==> flow/design.v <==
`timescale 1ns / 1ps
module cordic_single_stage #(parameter m = 6, parameter n = 10, parameter iter_length = 4)(clk, x_in, y_in, z_in, i, atan, x_out, y_out, z_out);
	input clk;
	input signed [m + n - 1:0] x_in, y_in, z_in;
	input signed [m + n - 1:0] atan;
	input [iter_length - 1:0] i;
	output reg [m + n - 1:0] x_out, y_out, z_out;
	reg signed [1:0] d;	
	always @(posedge clk) begin
		d = z_in[m + n - 1] == 1'b0 ? 1 : -1;
		x_out <= x_in - d * (y_in >>> i);
		y_out <= y_in + d * (x_in >>> i);
		z_out <= z_in - d * atan;
	end
endmodule
`timescale 1ns / 1ps
module cordic_pipeline(clk, x0, y0, z0, out_x, out_y, out_z);
	parameter M = 6;
	parameter N = 10;
	parameter ITER_BIT = 4;
	parameter ITER_COUNT = 11;
	input clk;
	input signed [M + N - 1:0] x0;
	input signed [M + N - 1:0] y0;
	input signed [M + N - 1:0] z0;
	output signed [M + N - 1:0] out_x;
	output signed [M + N - 1:0] out_y;
	output signed [M + N - 1:0] out_z;
	reg signed [M + N - 1:0] atan_lut [ITER_COUNT:0];
	initial begin
		atan_lut[0] = 16'b0000001100100100;
		atan_lut[1] = 16'b0000000111011010;
		atan_lut[2] = 16'b0000000011111010;
		atan_lut[3] = 16'b0000000001111111;
		atan_lut[4] = 16'b0000000000111111;
		atan_lut[5] = 16'b0000000000011111;
		atan_lut[6] = 16'b0000000000001111;
		atan_lut[7] = 16'b0000000000000111;
		atan_lut[8] = 16'b0000000000000011;
		atan_lut[9] = 16'b0000000000000001;
		atan_lut[10] = 16'b0000000000000000;
		atan_lut[11] = 16'b0000000000000000;
	end
	wire signed [M + N - 1:0] x_values [ITER_COUNT:0];
	wire signed [M + N - 1:0] y_values [ITER_COUNT:0];
	wire signed [M + N - 1:0] z_values [ITER_COUNT:0];
	assign x_values[0] = x0;
	assign y_values[0] = y0;
	assign z_values[0] = z0;
	genvar i;
	generate
		for (i = 0; i < ITER_COUNT; i = i + 1)
			begin
				cordic_single_stage #(.m(M), .n(N), .iter_length(ITER_BIT)) stage (
					 .clk(clk), 
					 .x_in(x_values[i]), 
					 .y_in(y_values[i]), 
					 .z_in(z_values[i]), 
					 .i(i), 
					 .atan(atan_lut[i]), 
					 .x_out(x_values[i + 1]), 
					 .y_out(y_values[i + 1]), 
					 .z_out(z_values[i + 1])
				);
			end
	endgenerate
	assign out_x = x_values[ITER_COUNT];
	assign out_y = y_values[ITER_COUNT];
	assign out_z = z_values[ITER_COUNT];
endmodule
### Step by step through the tools: cordic_pipeline

The steps from the RTL of cordic_pipeline to its reports follow in flow order.
Line numbers count from 1 in the design file above.
Operators carry their Yosys type and port widths (W data, S select, Z words).
A cell with - has no value.

| inputs | value |
|---|---|
| top | cordic_pipeline |
| clock | clk |
| standard-cell library | sky130hd |
| library corner | tt_025C_1v80 |

### Elaborated design

Counts by Yosys on the flattened word-level netlist (proc, flatten, opt, wreduce). Print and check cells are left out. Cells with the same type and inputs are merged into one.
Memory sizes are those after Yosys's memory passes, which may raise the word count (mostly to a power of two), join words into wider ones and drop unused or constant bits.

| storage and ports | value |
|---|---|
| bits in registers | 528 |
| bits of input ports | 49 |
| output and inout port bits | 48 |
| memories kept | 1 |
| ROM bits | 160 |
| cells after elaboration | 111 |

| cells by class | value |
|---|---|
| $add $sub $neg | 33 |
| multipliers | 33 |
| mux-type cells | 11 |

Memory list:

| name | depth | bits a word | line | RTL |
|---|---|---|---|---|
| atan_lut | 16 | 10 | 29 | `reg signed [M + N - 1:0] atan_lut [ITER_COUNT:0];` |

Operators with widths:

| operator | count |
|---|---|
| $mul A2 B16 Y16 | 13 |
| $sub A16 B16 Y16 | 14 |
| $mul A2 B14 Y16 | 2 |
| $mul A2 B15 Y16 | 2 |
| $mul A2 B13 Y15 | 2 |
| $mul A2 B12 Y14 | 2 |
| $mul A2 B11 Y13 | 2 |
| $add A16 B16 Y16 | 3 |
| $mul A2 B10 Y12 | 2 |
| $mul A2 B9 Y11 | 2 |
| $mul A2 B8 Y10 | 2 |
| $mul A2 B7 Y9 | 2 |
| $mul A2 B6 Y8 | 2 |
| $mux W2 | 11 |
| $add A16 B10 Y16 | 1 |
| $sub A16 B10 Y16 | 1 |
| $add A16 B11 Y16 | 1 |
| $sub A16 B11 Y16 | 1 |
| $add A16 B12 Y16 | 1 |
| $sub A16 B12 Y16 | 1 |
| $add A16 B13 Y16 | 1 |
| $sub A16 B13 Y16 | 1 |
| $add A16 B14 Y16 | 1 |
| $sub A16 B14 Y16 | 1 |
| $add A16 B15 Y16 | 1 |
| $sub A16 B15 Y16 | 1 |
| $add A16 B8 Y16 | 1 |
| $sub A16 B8 Y16 | 1 |

Other operator kinds: 2; their cells: 2.

### Logic depth

Depth = most cells in a row (Yosys ltp): at word level without a register or memory, in the mapped netlist without a sequential cell, where the memories' decode and read muxes count.

| logic depth | value |
|---|---|
| depth after elaboration | 3 |
| ABC_AREA | 0 |
| mapped depth | 15 |
| gate-level depth less buffers | 14 |

### Synthesis result

The flow's flattened synthesis, as Yosys stat reports it; memories are mapped. The netlist is that of the ABC_AREA named above (0 if unset); the other value can give another one.
Totals and module areas in this step are rounded.

| mapped netlist | value |
|---|---|
| sequential part of the area | 0.011 mm2 |
| flip-flop cells | 528 |
| chip area (Yosys) | 0.044 mm2 |
| buffer cells | 71 |
| cell count | 4996 |

Cell types:

| type | count | total area (um2) |
|---|---|---|
| sky130_fd_sc_hd__dfxtp_1 | 528 | 1.06E+04 |
| sky130_fd_sc_hd__ha_1 | 787 | 9.85E+03 |
| sky130_fd_sc_hd__fa_1 | 236 | 4.72E+03 |
| sky130_fd_sc_hd__inv_1 | 832 | 3.12E+03 |
| sky130_fd_sc_hd__xnor2_1 | 346 | 3.03E+03 |
| sky130_fd_sc_hd__a21oi_1 | 348 | 1741.67 |
| sky130_fd_sc_hd__nor2_1 | 416 | 1.56E+03 |
| sky130_fd_sc_hd__xor2_1 | 135 | 1.18E+03 |
| sky130_fd_sc_hd__a21o_1 | 139 | 1.04E+03 |
| sky130_fd_sc_hd__o21ai_0 | 189 | 945.907 |
| sky130_fd_sc_hd__o21a_1 | 76 | 570.547 |
| sky130_fd_sc_hd__nand2_1 | 137 | 514.243 |
| sky130_fd_sc_hd__nand2b_1 | 78 | 487.968 |
| sky130_fd_sc_hd__nor2b_1 | 72 | 450.432 |
| sky130_fd_sc_hd__o21bai_1 | 57 | 427.91 |
| sky130_fd_sc_hd__or2_2 | 57 | 356.592 |
| sky130_fd_sc_hd__nor3_1 | 71 | 355.341 |
| sky130_fd_sc_hd__nand3_1 | 53 | 265.254 |

Not listed: further types 61, cells in them 439.
By module: a second synthesis without flattening, with its own total; a netlist apart from the flattened one above.

| second synthesis, totals | value |
|---|---|
| cell total of the unflattened synthesis | 8164 |
| area total of the unflattened synthesis | 0.068 mm2 |

Rows give one instance, submodules left out.

By module:

| module | cells | seq. area (mm2) | area (mm2) | instances |
|---|---|---|---|---|
| cordic_single_stage | 742 | 0.00096 | 0.0062 | 11 |
| cordic_pipeline | 2 | 0 | 0.0000075 | 1 |

### Worst setup path after synthesis

Path of least setup slack by OpenSTA after synthesis, without wires, with an ideal clock, recovery checks aside; 20% of the period is set as input and as output delay. Where synthesis merged equal registers, the netlist keeps one of their names.

| path post-synthesis | value |
|---|---|
| path kind | input to register |
| from | input port z0[15] |
| to | register genblk1[0].stage.x_out[14] |
| path buffers | 1 |
| external input delay | 800 ps |
| period | 4000 ps |
| arrival time | 3923 ps |
| library setup time | 72 ps |
| delay of the path | 3195 ps |
| slack | 5 ps |
| driving pins on the path | 15 |
| time at the first pin | 800 ps |
| required time | 3928 ps |
| synthesis period reached | 3995 ps |

"delay of the path" is the arrival time less input delay plus setup time.
"driving pins on the path" counts driving pins, that of a launching flip-flop among them; a cell with two outputs on the path counts twice.
"synthesis period reached" is the clock period less the worst setup slack; recovery checks do not enter. This is arithmetic on one report: input and output delays are still those of the set period (20% each).
The rows between start and end are the longest chain of elaborated cells between them; the timing report does not say that the signal goes this way. Where chains are equally long, one stands for them.
Each line given opens the expression or statement behind the cell; cells for indexed reads and writes are added by Yosys, which also makes memories of some case tables.

| on the way, post-synthesis | value |
|---|---|
| cells stage by stage | sky130_fd_sc_hd__inv_1 -> sky130_fd_sc_hd__clkbuf_1 -> sky130_fd_sc_hd__nor2_1 -> sky130_fd_sc_hd__ha_1 -> sky130_fd_sc_hd__fa_1 -> sky130_fd_sc_hd__inv_1 -> sky130_fd_sc_hd__ha_1 -> sky130_fd_sc_hd__a21o_1 -> sky130_fd_sc_hd__a21oi_2 -> sky130_fd_sc_hd__o21bai_1 -> sky130_fd_sc_hd__a2111o_1 -> sky130_fd_sc_hd__and3_4 -> sky130_fd_sc_hd__or2_4 -> sky130_fd_sc_hd__a221oi_2 -> sky130_fd_sc_hd__xnor2_1 |
| cells in the longest elaborated chain | 3 |
| elaborated cells between the ends (all ways) | 3 |
| source lines of those cells | 2 |
| classes of those cells | 1 x add/sub; 1 x mul; 1 x mux |

RTL lines, path post-synthesis:

| what | line | RTL |
|---|---|---|
| start, declared | 25 | `input signed [M + N - 1:0] z0;` |
| $mux W2 | 10 | `d = z_in[m + n - 1] == 1'b0 ? 1 : -1;` |
| $mul A2 B16 Y16 | 11 | `x_out <= x_in - d * (y_in >>> i);` |
| $sub A16 B16 Y16 | 11 |  |
| end, assigned | 11 |  |
| end, declared | 7 | `output reg [m + n - 1:0] x_out, y_out, z_out;` |

### Worst path after layout

From the final timing report of run 3: the path of least setup slack in the routed layout; clock arrival at registers is part of the times.
The report prints the path's times to 10 ps; the period is as set.

| path post-layout | value |
|---|---|
| path kind | register to register |
| from | register genblk1[7].stage.z_out[15] |
| to | register genblk1[8].stage.x_out[12] |
| slack | 200 ps |
| library setup time | 110 ps |
| path buffers | 0 |
| arrival time | 4300 ps |
| driving pins on the path | 15 |
| period | 4000 ps |
| time at the first pin | 600 ps |
| required time | 4500 ps |

The rows between start and end are the longest chain of elaborated cells between them; the timing report does not say that the signal goes this way. Where chains are equally long, one stands for them.

| on the way, post-layout | value |
|---|---|
| cells stage by stage | sky130_fd_sc_hd__dfxtp_1 -> sky130_fd_sc_hd__inv_1 -> sky130_fd_sc_hd__nor2_1 -> sky130_fd_sc_hd__ha_1 -> sky130_fd_sc_hd__fa_1 -> sky130_fd_sc_hd__inv_1 -> sky130_fd_sc_hd__ha_1 -> sky130_fd_sc_hd__nor2b_1 -> sky130_fd_sc_hd__o21ai_0 -> sky130_fd_sc_hd__a21boi_0 -> sky130_fd_sc_hd__o211a_1 -> sky130_fd_sc_hd__o2111a_1 -> sky130_fd_sc_hd__a2111oi_0 -> sky130_fd_sc_hd__o21bai_1 -> sky130_fd_sc_hd__xor2_1 |
| cells in the longest elaborated chain | 3 |
| elaborated cells between the ends (all ways) | 3 |
| source lines of those cells | 2 |
| classes of those cells | 1 x add/sub; 1 x mul; 1 x mux |

RTL lines, path post-layout:

| what | line | RTL |
|---|---|---|
| start, declared | 7 | `output reg [m + n - 1:0] x_out, y_out, z_out;` |
| start, assigned | 13 | `z_out <= z_in - d * atan;` |
| $mux W2 | 10 | `d = z_in[m + n - 1] == 1'b0 ? 1 : -1;` |
| $mul A2 B8 Y10 | 11 | `x_out <= x_in - d * (y_in >>> i);` |
| $sub A16 B10 Y16 | 11 |  |
| end, assigned | 11 |  |
| end, declared | 7 |  |

# Flow runs of cordic_pipeline

4 stored runs of cordic_pipeline in the flow (synthesis by Yosys, layout by OpenROAD, sky130hd cells), in arbitrary order. Constraints: input delay and output delay 20% of the set period each, output load 0.01 pF.
"clock period reached" means the clock period less the worst setup slack. The figure is calculated, with input and output delays left at 20% of the set period.
"critical setup path time" is the time allowed to the run's worst setup path (the clock period less input and output delay, where it has them) less its slack. Clock arrival times count: a late capture clock shortens it, a late launch clock lengthens it.
"critical setup path time" is known to 10 ps.
Results are given in rounded form.
A setting shown as -- is not set for that run.
Among the results, -- means that no value is shown for the run.

| run | CAP_MARGIN | CELL_PAD_IN_SITES_DETAIL_PLACEMENT | CORE_UTILIZATION | CTS_CLUSTER_DIAMETER | SETUP_SLACK_MARGIN | TNS_END_PERCENT | period_ns | CORE_MARGIN | SLEW_MARGIN | CELL_PAD_IN_SITES_GLOBAL_PLACEMENT | CORE_ASPECT_RATIO | CTS_CLUSTER_SIZE | PLACE_DENSITY_LB_ADDON | GPL_ROUTABILITY_DRIVEN | MAX_ROUTING_LAYER | MIN_ROUTING_LAYER | setup slack of the critical path (ps) | summed negative setup slack (ps) | final design utilization (%) | die outline area (mm2) | clock period reached (ps) | worst hold slack (ps) | critical setup path time (ps) | worst path kind | chip area in the Yosys report (mm2) |
|---|---|---|---|---|---|---|---|---|---|---|---|---|---|---|---|---|---|---|---|---|---|---|---|---|---|
| run 1 | 20 | 1 | 55 | 391 | 0.33 | 100 | 2.32 | 2 | 20 | -- | -- | -- | -- | -- | -- | -- | -- | -- | -- | -- | -- | -- | -- | -- | -- |
| run 2 | 20 | 0 | 62 | 26 | -- | 45 | 3.97 | 2 | 30 | 3 | 1.15 | 69 | 0.26 | -- | -- | -- | -- | -- | -- | -- | -- | -- | -- | -- | -- |
| run 3 | 20 | -- | 40 | -- | -- | 5 | 4.0 | 2 | 20 | -- | -- | -- | -- | 0 | -- | -- | 200 | 0 | 45 | 0.11 | 3803 | 330 | 3800 | register to register | 0.044 |
| run 4 | 25 | 1 | 72 | -- | 0.28 | -- | 3.0 | 2 | 20 | -- | -- | -- | 0.02 | -- | met4 | met1 | -- | -- | -- | -- | -- | -- | -- | -- | -- |

Run 1: stopped before the end: placement reported DPL-0033
Run 2: stopped before the end: placement reported FLW-0024
Run 4: stopped before the end: placement reported DPL-0033
